==> flow/design.v <==
module randomiser #(
	parameter WIDTH = 32
)(
	input clk,
	input reset,
	input enable,
	input  [31:0] i_initial,
	output [31:0] o
);
	reg [31:0] r;
	always @(posedge clk) begin
		if (reset)
			r <= i_initial;
		else if (enable) begin
				r[31] <= r[0];
				r[29] <= r[30] ^ r[0];
				r[25] <= r[26] ^ r[0];
				r[24] <= r[25] ^ r[0];
				r[   30] <= r[   31];
				r[28:26] <= r[29:27];
				r[23: 0] <= r[24: 1];
			end
	end
	assign o = r;
endmodule
module driver #(
	parameter WIDTH = 32
)(
	input reset,
	input clk_dut,
	input  [WIDTH-1:0] i_rand_a,
	input  [WIDTH-1:0] i_rand_b,
	input  [WIDTH-1:0] i_dut_out,
	output      [31:0] o_dut_delay,
	input              i_fselect,
	input  [WIDTH-1:0] i_fmanual_a,
	input  [WIDTH-1:0] i_fmanual_b,
	input  [WIDTH-1:0] i_fbitset_a,
	input  [WIDTH-1:0] i_fbitset_b,
	input  [WIDTH-1:0] i_fbitclr_a,
	input  [WIDTH-1:0] i_fbitclr_b,
	output [WIDTH-1:0] o_drive_dut_a,
	output [WIDTH-1:0] o_drive_dut_b,
	output [WIDTH-1:0] o_drive_mon_a,
	output [WIDTH-1:0] o_drive_mon_b
);
	localparam K = 4;
	reg [K-1:0] delay_count;
	reg [K-1:0] out_count;
	reg [  3:0] test_state;
	localparam STATE_IDLE  = 4'b0001;
	localparam STATE_READY = 4'b0010;
	localparam STATE_COUNT = 4'b0100;
	localparam STATE_DONE  = 4'b1000;
	always @(posedge clk_dut)
		if (reset)
			test_state <= STATE_IDLE;
		else case (test_state)
			STATE_IDLE : if (~|i_dut_out) test_state <= STATE_READY;
			STATE_READY: if ( &out_count) test_state <= STATE_COUNT;
			STATE_COUNT: if (~|i_dut_out) test_state <= STATE_DONE;
			STATE_DONE :                  test_state <= STATE_DONE;
			default    :                  test_state <= STATE_IDLE;
		endcase
	always @(posedge clk_dut)
		if (reset)
			delay_count <= {K{1'b1}};
		else if(test_state == STATE_COUNT)
			delay_count <= delay_count + 1'b1;
	always @(posedge clk_dut)
		if (reset)
			out_count <= {K{1'b0}};
		else if (test_state == STATE_DONE || i_fselect == 1'b1)
			out_count <= {K{1'b0}};
		else
			out_count <= out_count + 1'b1;
	reg [WIDTH-1:0] a_0;
	reg [WIDTH-1:0] b_0;
	always @(posedge clk_dut)
		if (reset) begin
			a_0 <= {WIDTH{1'b0}};
			b_0 <= {WIDTH{1'b0}};
		end
		else if (&out_count) begin
			a_0 <= {WIDTH{1'b0}};
			b_0 <= {WIDTH{1'b0}};
		end
		else begin
			a_0 <= i_rand_a;
			b_0 <= i_rand_b;
		end
	assign o_dut_delay = (test_state == STATE_DONE) ? delay_count : {32{1'b1}};
	reg [WIDTH-1:0] sa_0;
	reg [WIDTH-1:0] sb_0;
	reg [WIDTH-1:0] fa_0;
	reg [WIDTH-1:0] fb_0;
	always @(posedge clk_dut)
		if (i_fselect == 1'b0) begin
			sa_0 <= a_0 | i_fbitset_a;
			sb_0 <= b_0 | i_fbitset_b;
			fa_0 <= sa_0 & (~i_fbitclr_a);
			fb_0 <= sb_0 & (~i_fbitclr_b);
		end
		else begin
			sa_0 <= i_fmanual_a;
			sb_0 <= i_fmanual_b;
			fa_0 <= sa_0;
			fb_0 <= sb_0;
		end
	reg [WIDTH-1:0] fa_1;
	reg [WIDTH-1:0] fa_2;
	reg [WIDTH-1:0] fb_1;
	reg [WIDTH-1:0] fb_2;
	always @(posedge clk_dut) begin
		fa_1 <= fa_0;
		fa_2 <= fa_1;
		fb_1 <= fb_0;
		fb_2 <= fb_1;
	end
	assign o_drive_dut_a = fa_0;
	assign o_drive_dut_b = fb_0;
	assign o_drive_mon_a = fa_2;
	assign o_drive_mon_b = fb_2;
endmodule
module sub_mon #(
	parameter WIDTH = 32
)(
	input clk,
	input en,
	input reset,
	input      [WIDTH-1:0] i_a,
	input      [WIDTH-1:0] i_b,
	input      [WIDTH-1:0] i_dut_o,
	output reg [WIDTH-1:0] o_mon_o,
	output reg [WIDTH-1:0] o_dtm_o
);
	always @(posedge clk)
		if (!en)
			o_mon_o <= o_mon_o;
		else if (i_a[0] && i_b[0])
			o_mon_o <= i_b;
		else
			o_mon_o <= i_a + i_b;
	always @(posedge clk)
		if (en)
			o_dtm_o <= i_dut_o;
endmodule
module monitor #(
	parameter WIDTH       = 32,
	parameter NUM_SUB_MON = 2
)(
	input clk,
	input reset,
	input  [WIDTH-1:0] i_dut_ia,
	input  [WIDTH-1:0] i_dut_ib,
	input  [WIDTH-1:0] i_dut_os,
	output             o_mon_ready,
	output [WIDTH-1:0] o_diff
);
	reg [NUM_SUB_MON-1:0] dist_ctr;
	reg [NUM_SUB_MON-1:0] dist_ctr_delayed;
	always @(posedge clk) begin
		if (reset) begin
			dist_ctr        [NUM_SUB_MON-1]   <= 1'b1;
			dist_ctr        [NUM_SUB_MON-2:0] <= {(NUM_SUB_MON-1){1'b0}};
			dist_ctr_delayed[NUM_SUB_MON-1:0] <= {NUM_SUB_MON{1'b0}};
		end
		else begin
			dist_ctr              [0] <= dist_ctr[NUM_SUB_MON-1];
			dist_ctr[NUM_SUB_MON-1:1] <= dist_ctr[NUM_SUB_MON-2:0];
			dist_ctr_delayed          <= dist_ctr;
		end
	end
	reg        [WIDTH-1:0] a       [NUM_SUB_MON-1:0];
	reg        [WIDTH-1:0] b       [NUM_SUB_MON-1:0];
	reg        [WIDTH-1:0] o_dut   [NUM_SUB_MON-1:0];
	wire       [WIDTH-1:0] o_mon   [NUM_SUB_MON-1:0];
	wire       [WIDTH-1:0] o_dtm   [NUM_SUB_MON-1:0];
	reg        [WIDTH-1:0] sub_diff[NUM_SUB_MON-1:0];
	reg        [WIDTH-1:0] diff;
	wire [NUM_SUB_MON-1:0] en_sub;
	wire [NUM_SUB_MON-1:0] mat_diff[WIDTH-1:0];
	reg [1:0] ready_ctr;
	always @(posedge clk) begin
		if (reset)
			ready_ctr <= 2'b00;
		else if (dist_ctr[0])
			case (ready_ctr)
				2'b00:   ready_ctr <= 2'b01;
				2'b01:   ready_ctr <= 2'b10;
				2'b10:   ready_ctr <= 2'b11;
				2'b11:	ready_ctr <= 2'b11;
				default: ready_ctr <= 2'b00;
			endcase
	end
	assign o_mon_ready = &ready_ctr;
	assign o_diff = (&ready_ctr) ? diff : {WIDTH{1'b0}};
	genvar gi, gj;
	generate
	for (gi=0; gi<NUM_SUB_MON; gi=gi+1) begin: gen_sub_mon
		always @(posedge clk)
			if (reset) begin
				a    [gi] <= {WIDTH{1'b0}};
				b    [gi] <= {WIDTH{1'b0}};
				o_dut[gi] <= {WIDTH{1'b0}};
			end
			else if (dist_ctr[gi]) begin
				a    [gi] <= i_dut_ia;
				b    [gi] <= i_dut_ib;
				o_dut[gi] <= i_dut_os;
			end
		always @(posedge clk)
			if (reset)
				sub_diff [gi] <= {WIDTH{1'b0}};
			else if (dist_ctr[gi])
				sub_diff [gi] <= o_dtm[gi] ^ o_mon[gi];
			else
				sub_diff [gi] <= {WIDTH{1'b0}};
		assign en_sub[gi] = dist_ctr_delayed[gi];
		sub_mon #(
			.WIDTH     ( WIDTH )
		) u_sub_mon (
			.clk       ( clk         ),
			.en        ( en_sub[gi]  ),
			.reset     ( reset    ),
			.i_a       ( a    [gi] ),
			.i_b       ( b    [gi] ),
			.i_dut_o   ( o_dut[gi] ),
			.o_mon_o   ( o_mon[gi] ),
			.o_dtm_o   ( o_dtm[gi] )
		);
	end
	for (gj=0; gj<WIDTH; gj=gj+1) begin: gen_mat_outer
		for (gi=0; gi<NUM_SUB_MON; gi=gi+1) begin: gen_mat_inner
			assign mat_diff[gj][gi] = sub_diff [gi][gj];
		end
	end
	for (gj=0; gj<WIDTH; gj=gj+1) begin: gen_diff
		always @(posedge clk)
			diff[gj] <= |mat_diff[gj];
	end
	endgenerate
endmodule
module scoreboard #(
	parameter WIDTH = 32
)(
	input clk,
	input reset,
	input  i_freeze,
	input  i_mon_ready,
	input  [WIDTH-1:0] i_diff,
	output [31:0] o_data_ctr,
	output [31:0] o_error_ctr,
	output [31:0] o_maxacc,
	output [31:0] o_minacc
);
	wire enable;
	assign enable = !i_freeze && i_mon_ready;
	reg [31:0] data_ctr;
	reg [31:0] error_ctr;
	always @(posedge clk)
		if (reset) begin
			error_ctr <= {32{1'b0}};
			data_ctr  <= {32{1'b0}};
		end
		else if (enable) begin
			data_ctr <= data_ctr + 1'b1;
			if (|i_diff)
				error_ctr <= error_ctr + 1'b1;
		end
	assign o_data_ctr = data_ctr;
	assign o_error_ctr = error_ctr;
	reg [5:0] acc;
	wire [31:0] padded_diff;
	assign padded_diff = {i_diff, {32-WIDTH{1'b0}}};
	always @(posedge clk)
		casex(padded_diff)
			32'b1xxxxxxxxxxxxxxxxxxxxxxxxxxxxxxx: acc <= 6'h00;
			32'b01xxxxxxxxxxxxxxxxxxxxxxxxxxxxxx: acc <= 6'h01;
			32'b001xxxxxxxxxxxxxxxxxxxxxxxxxxxxx: acc <= 6'h02;
			32'b0001xxxxxxxxxxxxxxxxxxxxxxxxxxxx: acc <= 6'h03;
			32'b00001xxxxxxxxxxxxxxxxxxxxxxxxxxx: acc <= 6'h04;
			32'b000001xxxxxxxxxxxxxxxxxxxxxxxxxx: acc <= 6'h05;
			32'b0000001xxxxxxxxxxxxxxxxxxxxxxxxx: acc <= 6'h06;
			32'b00000001xxxxxxxxxxxxxxxxxxxxxxxx: acc <= 6'h07;
			32'b000000001xxxxxxxxxxxxxxxxxxxxxxx: acc <= 6'h08;
			32'b0000000001xxxxxxxxxxxxxxxxxxxxxx: acc <= 6'h09;
			32'b00000000001xxxxxxxxxxxxxxxxxxxxx: acc <= 6'h0a;
			32'b000000000001xxxxxxxxxxxxxxxxxxxx: acc <= 6'h0b;
			32'b0000000000001xxxxxxxxxxxxxxxxxxx: acc <= 6'h0c;
			32'b00000000000001xxxxxxxxxxxxxxxxxx: acc <= 6'h0d;
			32'b000000000000001xxxxxxxxxxxxxxxxx: acc <= 6'h0e;
			32'b0000000000000001xxxxxxxxxxxxxxxx: acc <= 6'h0f;
			32'b00000000000000001xxxxxxxxxxxxxxx: acc <= 6'h10;
			32'b000000000000000001xxxxxxxxxxxxxx: acc <= 6'h11;
			32'b0000000000000000001xxxxxxxxxxxxx: acc <= 6'h12;
			32'b00000000000000000001xxxxxxxxxxxx: acc <= 6'h13;
			32'b000000000000000000001xxxxxxxxxxx: acc <= 6'h14;
			32'b0000000000000000000001xxxxxxxxxx: acc <= 6'h15;
			32'b00000000000000000000001xxxxxxxxx: acc <= 6'h16;
			32'b000000000000000000000001xxxxxxxx: acc <= 6'h17;
			32'b0000000000000000000000001xxxxxxx: acc <= 6'h18;
			32'b00000000000000000000000001xxxxxx: acc <= 6'h19;
			32'b000000000000000000000000001xxxxx: acc <= 6'h1a;
			32'b0000000000000000000000000001xxxx: acc <= 6'h1b;
			32'b00000000000000000000000000001xxx: acc <= 6'h1c;
			32'b000000000000000000000000000001xx: acc <= 6'h1d;
			32'b0000000000000000000000000000001x: acc <= 6'h1e;
			32'b00000000000000000000000000000001: acc <= 6'h1f;
			32'b00000000000000000000000000000000: acc <= 6'h20;
			default:                              acc <= 6'h00;
		endcase
	reg [5:0] maxacc;
	reg [5:0] minacc;
	always @(posedge clk)
		if (reset) begin
			maxacc <= 6'h00;
			minacc <= 6'h20;
		end
		else if (enable) begin
			if (acc > maxacc)
				maxacc <= acc;
			if (acc < minacc)
				minacc <= acc;
		end
	assign o_maxacc = {{32-WIDTH{1'b0}}, maxacc};
	assign o_minacc = {{32-WIDTH{1'b0}}, minacc};
endmodule
module testbench #(
	parameter WIDTH = 16,
	parameter NUM_SUB_MON = 3
)(
	input clk_dut,
	input reset,
	input enable,
	input freeze,
	output [31:0] o_data_ctr,
	output [31:0] o_error_ctr,
	output [31:0] o_dut_delay,
	input              i_fselect,
	input  [WIDTH-1:0] i_fmanual_a,
	input  [WIDTH-1:0] i_fmanual_b,
	input  [WIDTH-1:0] i_fbitset_a,
	input  [WIDTH-1:0] i_fbitset_b,
	input  [WIDTH-1:0] i_fbitclr_a,
	input  [WIDTH-1:0] i_fbitclr_b,
	output [31:0] o_maxacc,
	output [31:0] o_minacc,
	output [WIDTH-1:0] o_dut_a,
	output [WIDTH-1:0] o_dut_b,
	input  [WIDTH-1:0] i_dut_out
);
	wire      [31:0] rand_a;
	wire      [31:0] rand_b;
	wire [WIDTH-1:0] drive_mon_a;
	wire [WIDTH-1:0] drive_mon_b;
	wire [WIDTH-1:0] mnt_diff;
	wire             mon_ready;
	randomiser #(
		.WIDTH      ( WIDTH      )
	) u_randomiser_a (
	  .clk         ( clk_dut    ),
	  .reset       ( reset      ),
	  .enable      ( enable     ),
	  .i_initial   (32'hCAFEF00D),
	  .o           ( rand_a     )
	);
	randomiser #(
		.WIDTH      ( WIDTH      )
	) u_randomiser_b (
	  .clk         ( clk_dut    ),
	  .reset       ( reset      ),
	  .enable      ( enable     ),
	  .i_initial   (32'hFEEDC0DE),
	  .o           ( rand_b     )
	);
	driver #(
		.WIDTH      ( WIDTH      )
	) u_driver (
		.reset      ( reset      ),
		.clk_dut    ( clk_dut    ),
		.i_rand_a   ( rand_a[WIDTH-1:0]),
		.i_rand_b   ( rand_b[WIDTH-1:0]),
		.i_dut_out  ( i_dut_out  ),
		.i_fselect    ( i_fselect  ),
		.i_fmanual_a  ( i_fmanual_a  ),
		.i_fmanual_b  ( i_fmanual_b  ),
		.i_fbitset_a  ( i_fbitset_a  ),
		.i_fbitset_b  ( i_fbitset_b  ),
		.i_fbitclr_a  ( i_fbitclr_a  ),
		.i_fbitclr_b  ( i_fbitclr_b  ),
		.o_dut_delay   ( o_dut_delay ),
		.o_drive_dut_a ( o_dut_a     ),
		.o_drive_dut_b ( o_dut_b     ),
		.o_drive_mon_a ( drive_mon_a ),
		.o_drive_mon_b ( drive_mon_b )
	);
	monitor #(
		.WIDTH      ( WIDTH      ),
		.NUM_SUB_MON( NUM_SUB_MON)
	) u_monitor (
		.clk        ( clk_dut    ),
		.reset      ( reset      ),
		.i_dut_ia   ( drive_mon_a),
		.i_dut_ib   ( drive_mon_b),
		.i_dut_os   ( i_dut_out  ),
		.o_mon_ready( mon_ready  ),
		.o_diff     ( mnt_diff   )
	);
	scoreboard #(
		.WIDTH      ( WIDTH      )
	) u_scoreboard (
		.clk        ( clk_dut    ),
		.reset      ( reset      ),
		.i_freeze   ( freeze     ),
		.i_mon_ready( mon_ready  ),
		.i_diff     ( mnt_diff   ),
		.o_error_ctr( o_error_ctr),
		.o_data_ctr ( o_data_ctr ),
		.o_maxacc   ( o_maxacc   ),
		.o_minacc   ( o_minacc   )
	);
endmodule
module test_wrapper #(
	parameter SYS_VERSION = 41,
	parameter WIDTH = 16,
	parameter NUM_SUB_MON = 3
)(
	input clk,
	input reset,
	input       [5:0] slave_address,
	input             slave_read,
	input             slave_write,
	input      [31:0] slave_writedata,
	output reg [31:0] slave_readdata,
	output [WIDTH-1:0] dut_a,
	output [WIDTH-1:0] dut_b,
	input  [WIDTH-1:0] dut_out
);
	reg  [31:0] d_hpc_ctrl;
	wire [31:0] o_hpc_datctr;
	wire [31:0] o_hpc_errctr;
	wire [31:0] o_hpc_sysver;
	wire [31:0] o_hpc_dutdelay;
	reg  [31:0] i_hpc_fselect;
	reg  [31:0] i_hpc_fmanual_a;
	reg  [31:0] i_hpc_fmanual_b;
	reg  [31:0] i_hpc_fbitset_a;
	reg  [31:0] i_hpc_fbitset_b;
	reg  [31:0] i_hpc_fbitclr_a;
	reg  [31:0] i_hpc_fbitclr_b;
	reg  [31:0] o_hpc_maxacc;
	reg  [31:0] o_hpc_minacc;
	localparam D_CTRL_ADDR     = 6'h00;
	localparam O_SYSVER_ADDR   = 6'h04;
	localparam I_FSELECT_ADDR    = 6'h10;
	localparam I_FMANUAL_A_ADDR  = 6'h14;
	localparam I_FMANUAL_B_ADDR  = 6'h18;
	localparam I_FBITSET_A_ADDR  = 6'h1C;
	localparam I_FBITSET_B_ADDR  = 6'h20;
	localparam I_FBITCLR_A_ADDR  = 6'h24;
	localparam I_FBITCLR_B_ADDR  = 6'h28;
	localparam O_DUTDELAY_ADDR   = 6'h2C;
	localparam O_DATCTR_ADDR   = 6'h30;
	localparam O_ERRCTR_ADDR   = 6'h34;
	localparam O_MAXACC_ADDR   = 6'h38;
	localparam O_MINACC_ADDR   = 6'h3C;
	wire writing = ~slave_read && slave_write;
	wire reading = slave_read && ~slave_write;
	always @(posedge clk) begin
		case (slave_address)
			D_CTRL_ADDR:
				if (writing)
					d_hpc_ctrl <= slave_writedata;
				else if (reading)
					slave_readdata <= d_hpc_ctrl;
			O_DATCTR_ADDR:
				if (reading)
					slave_readdata <= o_hpc_datctr;
			O_ERRCTR_ADDR:
				if (reading)
					slave_readdata <= o_hpc_errctr;
			O_SYSVER_ADDR:
				if (reading)
					slave_readdata <= o_hpc_sysver;
			O_DUTDELAY_ADDR:
				if (reading)
					slave_readdata <= o_hpc_dutdelay;
			O_MAXACC_ADDR:
				if (reading)
					slave_readdata <= o_hpc_maxacc;
			O_MINACC_ADDR:
				if (reading)
					slave_readdata <= o_hpc_minacc;
			I_FSELECT_ADDR:
				if (writing)
					i_hpc_fselect <= slave_writedata;
			I_FMANUAL_A_ADDR:
				if (writing)
					i_hpc_fmanual_a <= slave_writedata;
			I_FMANUAL_B_ADDR:
				if (writing)
					i_hpc_fmanual_b <= slave_writedata;
			I_FBITSET_A_ADDR:
				if (writing)
					i_hpc_fbitset_a <= slave_writedata;
			I_FBITSET_B_ADDR:
				if (writing)
					i_hpc_fbitset_b <= slave_writedata;
			I_FBITCLR_A_ADDR:
				if (writing)
					i_hpc_fbitclr_a <= slave_writedata;
			I_FBITCLR_B_ADDR:
				if (writing)
					i_hpc_fbitclr_b <= slave_writedata;
		endcase
	end
	assign o_hpc_sysver = SYS_VERSION;
	testbench #(
		.WIDTH      ( WIDTH      ),
		.NUM_SUB_MON( NUM_SUB_MON)
	) u_testbench (
		.clk_dut    ( clk        ),
		.reset      ( d_hpc_ctrl[0] ),
		.enable     ( d_hpc_ctrl[1] ),
		.freeze     ( d_hpc_ctrl[2] ),
		.o_data_ctr ( o_hpc_datctr  ),
		.o_error_ctr( o_hpc_errctr  ),
		.o_dut_delay( o_hpc_dutdelay),
		.i_fselect    ( i_hpc_fselect[0] ),
		.i_fmanual_a  ( i_hpc_fmanual_a[WIDTH-1:0] ),
		.i_fmanual_b  ( i_hpc_fmanual_b[WIDTH-1:0] ),
		.i_fbitset_a  ( i_hpc_fbitset_a[WIDTH-1:0] ),
		.i_fbitset_b  ( i_hpc_fbitset_b[WIDTH-1:0] ),
		.i_fbitclr_a  ( i_hpc_fbitclr_a[WIDTH-1:0] ),
		.i_fbitclr_b  ( i_hpc_fbitclr_b[WIDTH-1:0] ),
		.o_maxacc   ( o_hpc_maxacc  ),
		.o_minacc   ( o_hpc_minacc  ),
		.o_dut_a    ( dut_a      ),
		.o_dut_b    ( dut_b      ),
		.i_dut_out  ( dut_out    )
	);
endmodule
Lab notebook: test_wrapper

==> Reports on test_wrapper <==
Module test_wrapper before and after one edit of its RTL, step after step.
"orig" refers to lines of the RTL above, "edited" to lines of the edited file.
"diff" is "edited" less "orig", of the values as shown; "change_rel_pct" is that difference over "orig", in percent.
Operators: Yosys type, input widths -> output width; for muxes data width and select width s.
Cell names lack the library's common part.
{ "inputs": {"design": "test_wrapper", "clock_port": "clk", "lib": "sky130hd", "corner": "tt_025C_1v80"} }

==> The edit <==
The edit as a unified diff against the file above.
A script made this edit. It changes what the design does and was not meant as an optimisation.
begin of diff
@@ -45,5 +45,5 @@
 	output [WIDTH-1:0] o_drive_mon_b
 );
-	localparam K = 4;
+	localparam K = 5;
 	reg [K-1:0] delay_count;
 	reg [K-1:0] out_count;
end of diff

==> Word-level counts <==
Source: Yosys, flattened and elaborated. Widths are those after wreduce. Registers that Yosys merges into a memory's read port (data or address) are not register bits. Print and check cells do not count. Equal cells are merged and count once.
{ "word_totals": {"columns": ["item", "orig", "edited", "diff", "change_rel_pct"], "rows": [
  ["reg_bits", 791, 793, 2, 0.25],
  ["in_bits", 58, 58, 0, 0.00],
  ["out_inout_bits", 64, 64, 0, 0.00]
]} }
{ "op_classes": {"columns": ["item", "orig", "edited", "diff", "change_rel_pct"], "rows": [
  ["add_sub_neg", 7, 7, 0, 0.00],
  ["cmp", 2, 2, 0, 0.00],
  ["equal", 46, 46, 0, 0.00],
  ["n_mux", 24, 24, 0, 0.00],
  ["bitwise", 20, 20, 0, 0.00],
  ["reduce_logical", 51, 51, 0, 0.00]
]} }
{ "op_table": {"columns": ["op", "orig", "edited", "diff", "change_rel_pct"], "rows": [
  ["$add 4x1->4 const B", 2, 0, -2, -100.00],
  ["$add 5x1->5 const B", 0, 2, 2, null],
  ["$reduce_and 4->1", 1, 0, -1, -100.00],
  ["$reduce_and 5->1", 0, 1, 1, null],
  ["$reduce_or 3->1", 16, 16, 0, 0.00],
  ["$reduce_and 2->1", 12, 12, 0, 0.00],
  ["$ne 2x2->1 const B", 11, 11, 0, 0.00],
  ["$mux 32", 9, 9, 0, 0.00],
  ["$eq 6x6->1 const B", 8, 8, 0, 0.00],
  ["$mux 16", 8, 8, 0, 0.00],
  ["$logic_and 1x1->1", 6, 6, 0, 0.00],
  ["$reduce_or 2->1", 6, 6, 0, 0.00],
  ["$xor 1x1->1", 6, 6, 0, 0.00],
  ["$not 1->1", 5, 5, 0, 0.00],
  ["$eq 6x5->1 const B", 4, 4, 0, 0.00],
  ["$add 16x16->16", 3, 3, 0, 0.00],
  ["$mux 4", 3, 3, 0, 0.00],
  ["$xor 16x16->16", 3, 3, 0, 0.00],
  ["$add 32x1->32 const B", 2, 2, 0, 0.00],
  ["$and 16x16->16", 2, 2, 0, 0.00],
  ["$eq 2x1->1 const B", 2, 2, 0, 0.00],
  ["$eq 2x2->1 const B", 2, 2, 0, 0.00],
  ["$eq 4x1->1 const B", 2, 2, 0, 0.00],
  ["$not 16->16", 2, 2, 0, 0.00],
  ["$or 16x16->16", 2, 2, 0, 0.00],
  ["$reduce_or 16->1", 2, 2, 0, 0.00],
  ["$eq 10x1->1 const B", 1, 1, 0, 0.00],
  ["$eq 11x1->1 const B", 1, 1, 0, 0.00]
]} }
The list need not be complete.

==> Longest topological paths <==
Depth = most cells in a row (Yosys ltp): at word level without a register or memory, in the mapped netlist without a sequential cell, where the memories' decode and read muxes count.
{ "logic_depth": {"columns": ["item", "orig", "edited", "diff", "change_rel_pct"], "rows": [
  ["depth_word", 5, 5, 0, 0.00],
  ["ABC_AREA", "0", "0", null, null],
  ["depth_mapped", 9, 9, 0, 0.00]
]} }

==> Mapped cells and area <==
Source: synth_stat.txt of the flow (Yosys; design flattened, memories mapped). It holds for the ABC_AREA given above (unset counts as 0); a run with the other value may have another netlist.
{ "synth_totals": {"columns": ["item", "orig", "edited", "diff", "change_rel_pct"], "rows": [
  ["cells", 2466, 2450, -16, -0.65],
  ["area_um2", 28660.0, 28771.3, 111.3, 0.39],
  ["flip_flops", 786, 788, 2, 0.25]
]} }
{ "types": {"columns": ["cell_type", "orig", "edited", "diff", "change_rel_pct"], "rows": [
  ["nand2_1", 154, 207, 53, 34.42],
  ["nand3_1", 70, 29, -41, -58.57],
  ["mux2i_1", 174, 212, 38, 21.84],
  ["a211o_1", 40, 3, -37, -92.50],
  ["nor2b_1", 42, 13, -29, -69.05],
  ["a222oi_1", 0, 28, 28, null],
  ["a22oi_1", 29, 4, -25, -86.21],
  ["xor2_1", 49, 67, 18, 36.73],
  ["clkbuf_1", 95, 81, -14, -14.74],
  ["xnor2_1", 93, 83, -10, -10.75],
  ["nor2_1", 381, 374, -7, -1.84],
  ["inv_1", 33, 26, -7, -21.21],
  ["or3_1", 36, 30, -6, -16.67],
  ["o211ai_1", 7, 1, -6, -85.71],
  ["buf_1", 12, 17, 5, 41.67],
  ["a211oi_1", 10, 5, -5, -50.00],
  ["a31oi_1", 8, 3, -5, -62.50],
  ["a221o_1", 8, 4, -4, -50.00]
]} }
The list need not be complete.
By module: a second synthesis without flattening, with its own total; a netlist apart from the flattened one above.
{ "hier_totals": {"columns": ["item", "orig", "edited", "diff", "change_rel_pct"], "rows": [
  ["hier_cells", 2655, 2661, 6, 0.23],
  ["hier_area_um2", 31778.0, 31805.5, 27.5, 0.09]
]} }
Each row is one instance without its submodules.
{ "by_module_orig": {"columns": ["mod", "n_inst", "n_cells", "area_um2", "mod_seq_area_um2"], "rows": [
  ["monitor", 1, 686, 7459.7, 4284.1],
  ["test_wrapper", 1, 343, 6306.0, 4834.6],
  ["sub_mon (WIDTH=16)", 3, 188, 1988.2, 960.9],
  ["driver (WIDTH=16)", 1, 416, 4893.4, 3443.3],
  ["(no name shown) (WIDTH=16)", 1, 494, 4156.5, 1581.5],
  ["randomiser (WIDTH=16)", 2, 75, 1495.2, 960.9],
  ["testbench", 1, 2, 7.5, 0.0]
]} }
{ "by_module_edited": {"columns": ["mod", "n_inst", "n_cells", "area_um2", "mod_seq_area_um2"], "rows": [
  ["monitor", 1, 686, 7459.7, 4284.1],
  ["test_wrapper", 1, 343, 6306.0, 4834.6],
  ["sub_mon (WIDTH=16)", 3, 188, 1988.2, 960.9],
  ["driver (WIDTH=16)", 1, 422, 4921.0, 3483.3],
  ["(no name shown) (WIDTH=16)", 1, 494, 4156.5, 1581.5],
  ["randomiser (WIDTH=16)", 2, 75, 1495.2, 960.9],
  ["testbench", 1, 2, 7.5, 0.0]
]} }

==> Worst setup path after synthesis <==
Path of least setup slack by OpenSTA after synthesis, without wires, with an ideal clock, recovery checks aside; 20% of the period is set as input and as output delay. Where synthesis merged equal registers, the netlist keeps one of their names.
{ "synth_timing": {"columns": ["item", "orig", "edited", "diff", "change_rel_pct"], "rows": [
  ["path_type", "in2reg", "in2reg", null, null],
  ["from", "in slave_address[1]", "in slave_address[1]", null, null],
  ["to", "reg d_hpc_ctrl[0]", "reg d_hpc_ctrl[0]", null, null],
  ["tclk_ns", 3.0, 3.0, 0.0, 0.00],
  ["input_delay_ns", 0.600, 0.600, 0.000, 0.00],
  ["arrival_time_ns", 3.674, 3.666, -0.008, -0.22],
  ["t_required_ns", 2.532, 2.532, 0.000, 0.00],
  ["setup_slack_ns", -1.141, -1.134, 0.007, null],
  ["delay_ns", 3.542, 3.534, -0.008, -0.23],
  ["stages", 4, 4, 0, 0.00],
  ["n_path_buf", 0, 0, 0, null],
  ["period_less_setup_slack_ns", 4.141, 4.134, -0.007, -0.17]
]} }
"delay_ns" = arrival - input delay + setup time.
"stages" counts driving pins, that of a launching flip-flop among them; a cell with two outputs on the path counts twice.
"period_less_setup_slack_ns" = period - worst setup slack (recovery checks aside). The figure is calculated, with input and output delays left at 20% of the set period.
Between the ends stands the longest chain of elaborated cells between them, by number of cells; it is not shown to be the way that was timed. Of several equally long chains one is given.
Each line given opens the expression or statement behind the cell; cells for indexed reads and writes are added by Yosys, which also makes memories of some case tables.
{ "synth_via_orig": {"cell_sequence": "nor2_1 nand2_1 or3_1 nor3b_1", "elab_chain_cells": 2, "cone_cells": 2, "cone_lines": 1} }
{ "synth_lines_orig": {"columns": ["item", "line", "text"], "rows": [
  ["start: declaration", 431, "input [5:0] slave_address,"],
  ["$logic_not 6->1", 471, "case (slave_address)"],
  ["$reduce_and 2->1", null, null],
  ["end: assignment", 474, "d_hpc_ctrl <= slave_writedata;"],
  ["end: declaration", 440, "reg [31:0] d_hpc_ctrl;"]
]} }
{ "synth_via_edited": {"cell_sequence": "nor2_1 nand2_1 or3_1 nor3b_1", "elab_chain_cells": 2, "cone_cells": 2, "cone_lines": 1} }
{ "synth_lines_edited": {"columns": ["item", "line", "text"], "rows": [
  ["start: declaration", 431, "input [5:0] slave_address,"],
  ["$logic_not 6->1", 471, "case (slave_address)"],
  ["$reduce_and 2->1", null, null],
  ["end: assignment", 474, "d_hpc_ctrl <= slave_writedata;"],
  ["end: declaration", 440, "reg [31:0] d_hpc_ctrl;"]
]} }

==> Worst path after layout <==
Path of least setup slack in the final report of each run of pair A (OpenROAD, finished layout, wires in). Where an end is a register, its clock arrival counts in the times.
{ "layout_timing": {"columns": ["item", "orig", "edited", "diff", "change_rel_pct"], "rows": [
  ["path_type", "reg2reg", "reg2reg", null, null],
  ["from", "reg u_testbench.u_monitor.a[2][3]", "reg u_testbench.u_monitor.b[2][7]", null, null],
  ["to", "reg u_testbench.u_monitor.gen_sub_mon[2].u_sub_mon.o_mon_o[11]", "reg u_testbench.u_monitor.gen_sub_mon[2].u_sub_mon.o_mon_o[15]", null, null],
  ["tclk_ns", 2.8, 2.8, 0.0, 0.00],
  ["arrival_time_ns", 2.95, 3.02, 0.07, 2.37],
  ["t_required_ns", 3.17, 3.16, -0.01, -0.32],
  ["setup_slack_ns", 0.22, 0.14, -0.08, null],
  ["stages", 10, 9, -1, -10.00],
  ["n_path_buf", 1, 0, -1, -100.00]
]} }
Between the ends stands the longest chain of elaborated cells between them, by number of cells; it is not shown to be the way that was timed. Of several equally long chains one is given.
A register here has more assigning lines than the two given.
{ "layout_via_orig": {"cell_sequence": "dfxtp_1 ha_1 or3_1 o22a_1 a41o_1 a211oi_2 o21bai_1 xnor2_1 o21ai_0 buf_4", "elab_chain_cells": 2, "cone_cells": 2, "cone_lines": 2} }
{ "layout_lines_orig": {"columns": ["item", "line", "text"], "rows": [
  ["start: declaration", 174, "reg [WIDTH-1:0] a [NUM_SUB_MON-1:0];"],
  ["start: assignment", 203, "a [gi] <= {WIDTH{1'b0}};"],
  ["start: assignment", 208, "a [gi] <= i_dut_ia;"],
  ["$add 16x16->16", 143, "o_mon_o <= i_a + i_b;"],
  ["$mux 16", 140, "else if (i_a[0] && i_b[0])"],
  ["end: assignment", 139, "o_mon_o <= o_mon_o;"],
  ["end: assignment", 141, "o_mon_o <= i_b;"],
  ["end: declaration", 134, "output reg [WIDTH-1:0] o_mon_o,"]
]} }
{ "layout_via_edited": {"cell_sequence": "dfxtp_1 ha_1 a211oi_1 nor2_1 o311ai_0 nand3_1 o31ai_1 mux2i_1 xor2_1", "elab_chain_cells": 2, "cone_cells": 2, "cone_lines": 2} }
{ "layout_lines_edited": {"columns": ["item", "line", "text"], "rows": [
  ["start: declaration", 175, "reg [WIDTH-1:0] b [NUM_SUB_MON-1:0];"],
  ["start: assignment", 204, "b [gi] <= {WIDTH{1'b0}};"],
  ["start: assignment", 209, "b [gi] <= i_dut_ib;"],
  ["$add 16x16->16", 143, "o_mon_o <= i_a + i_b;"],
  ["$mux 16", 140, "else if (i_a[0] && i_b[0])"],
  ["end: assignment", 139, "o_mon_o <= o_mon_o;"],
  ["end: assignment", 141, "o_mon_o <= i_b;"],
  ["end: declaration", 134, "output reg [WIDTH-1:0] o_mon_o,"]
]} }

==> Flow runs <==
Runs of the flow (Yosys, OpenROAD) on both versions; the two runs of a pair have the same settings. The constraints put input and output delay at 20% of the set period each and load the outputs with 0.01 pF.
{ "settings_pair_A": {"CORE_UTILIZATION": 40, "period_ns": 2.8, "CAP_MARGIN": 20, "CORE_MARGIN": 2, "SLEW_MARGIN": 20} }
{ "results_pair_A": {"columns": ["item", "orig", "edited", "diff", "change_rel_pct"], "rows": [
  ["yosys_chip_area_um2", 28660.0, 28771.3, 111.3, 0.39],
  ["die_um2", 73807.3, 74090.1, 282.8, 0.38],
  ["final_cell_area_um2", 33888.8, 34037.6, 148.8, 0.44],
  ["fin_util_pct", 47.6, 47.7, 0.1, null],
  ["fin_ws_ns", 0.221, 0.143, -0.078, null],
  ["total_negative_slack_ns", 0.000, 0.000, 0.000, null],
  ["worst_hold_slack_ns", 0.321, 0.321, 0.000, null],
  ["power_uw", 22808, 22987, 179, 0.78],
  ["achieved_period_ns", 2.579, 2.657, 0.078, 3.02]
]} }
{ "settings_pair_B": {"CAP_MARGIN": 30, "CORE_ASPECT_RATIO": 1.73, "CORE_MARGIN": 2, "CORE_UTILIZATION": 70, "CTS_CLUSTER_DIAMETER": 249, "GPL_TIMING_DRIVEN": 0, "MIN_ROUTING_LAYER": "met1", "PLACE_DENSITY": 0.62, "SETUP_SLACK_MARGIN": 0.24, "SLEW_MARGIN": 5, "TNS_END_PERCENT": 100, "period_ns": 1.62} }
{ "results_pair_B": {"columns": ["item", "orig", "edited", "diff", "change_rel_pct"], "rows": [
  ["yosys_chip_area_um2", 28660.0, 28771.3, 111.3, 0.39],
  ["die_um2", 42638.9, 42800.0, 161.1, 0.38],
  ["final_cell_area_um2", 37171.9, 37729.9, 558.0, 1.50],
  ["fin_util_pct", 92.0, 93.1, 1.1, null],
  ["fin_ws_ns", -1.217, -1.277, -0.060, null],
  ["total_negative_slack_ns", -63.705, -68.423, -4.718, null],
  ["worst_hold_slack_ns", 0.138, 0.265, 0.127, null],
  ["power_uw", 37460, 38136, 676, 1.80],
  ["achieved_period_ns", 2.837, 2.897, 0.060, 2.11]
]} }
"achieved_period_ns" is the run's clock period less its worst setup slack. It is reckoned from that one timing run; input and output delays stay at 20% of the period that was set.
"power_uw": no workload was simulated; the value follows from the tool's default switching activity.
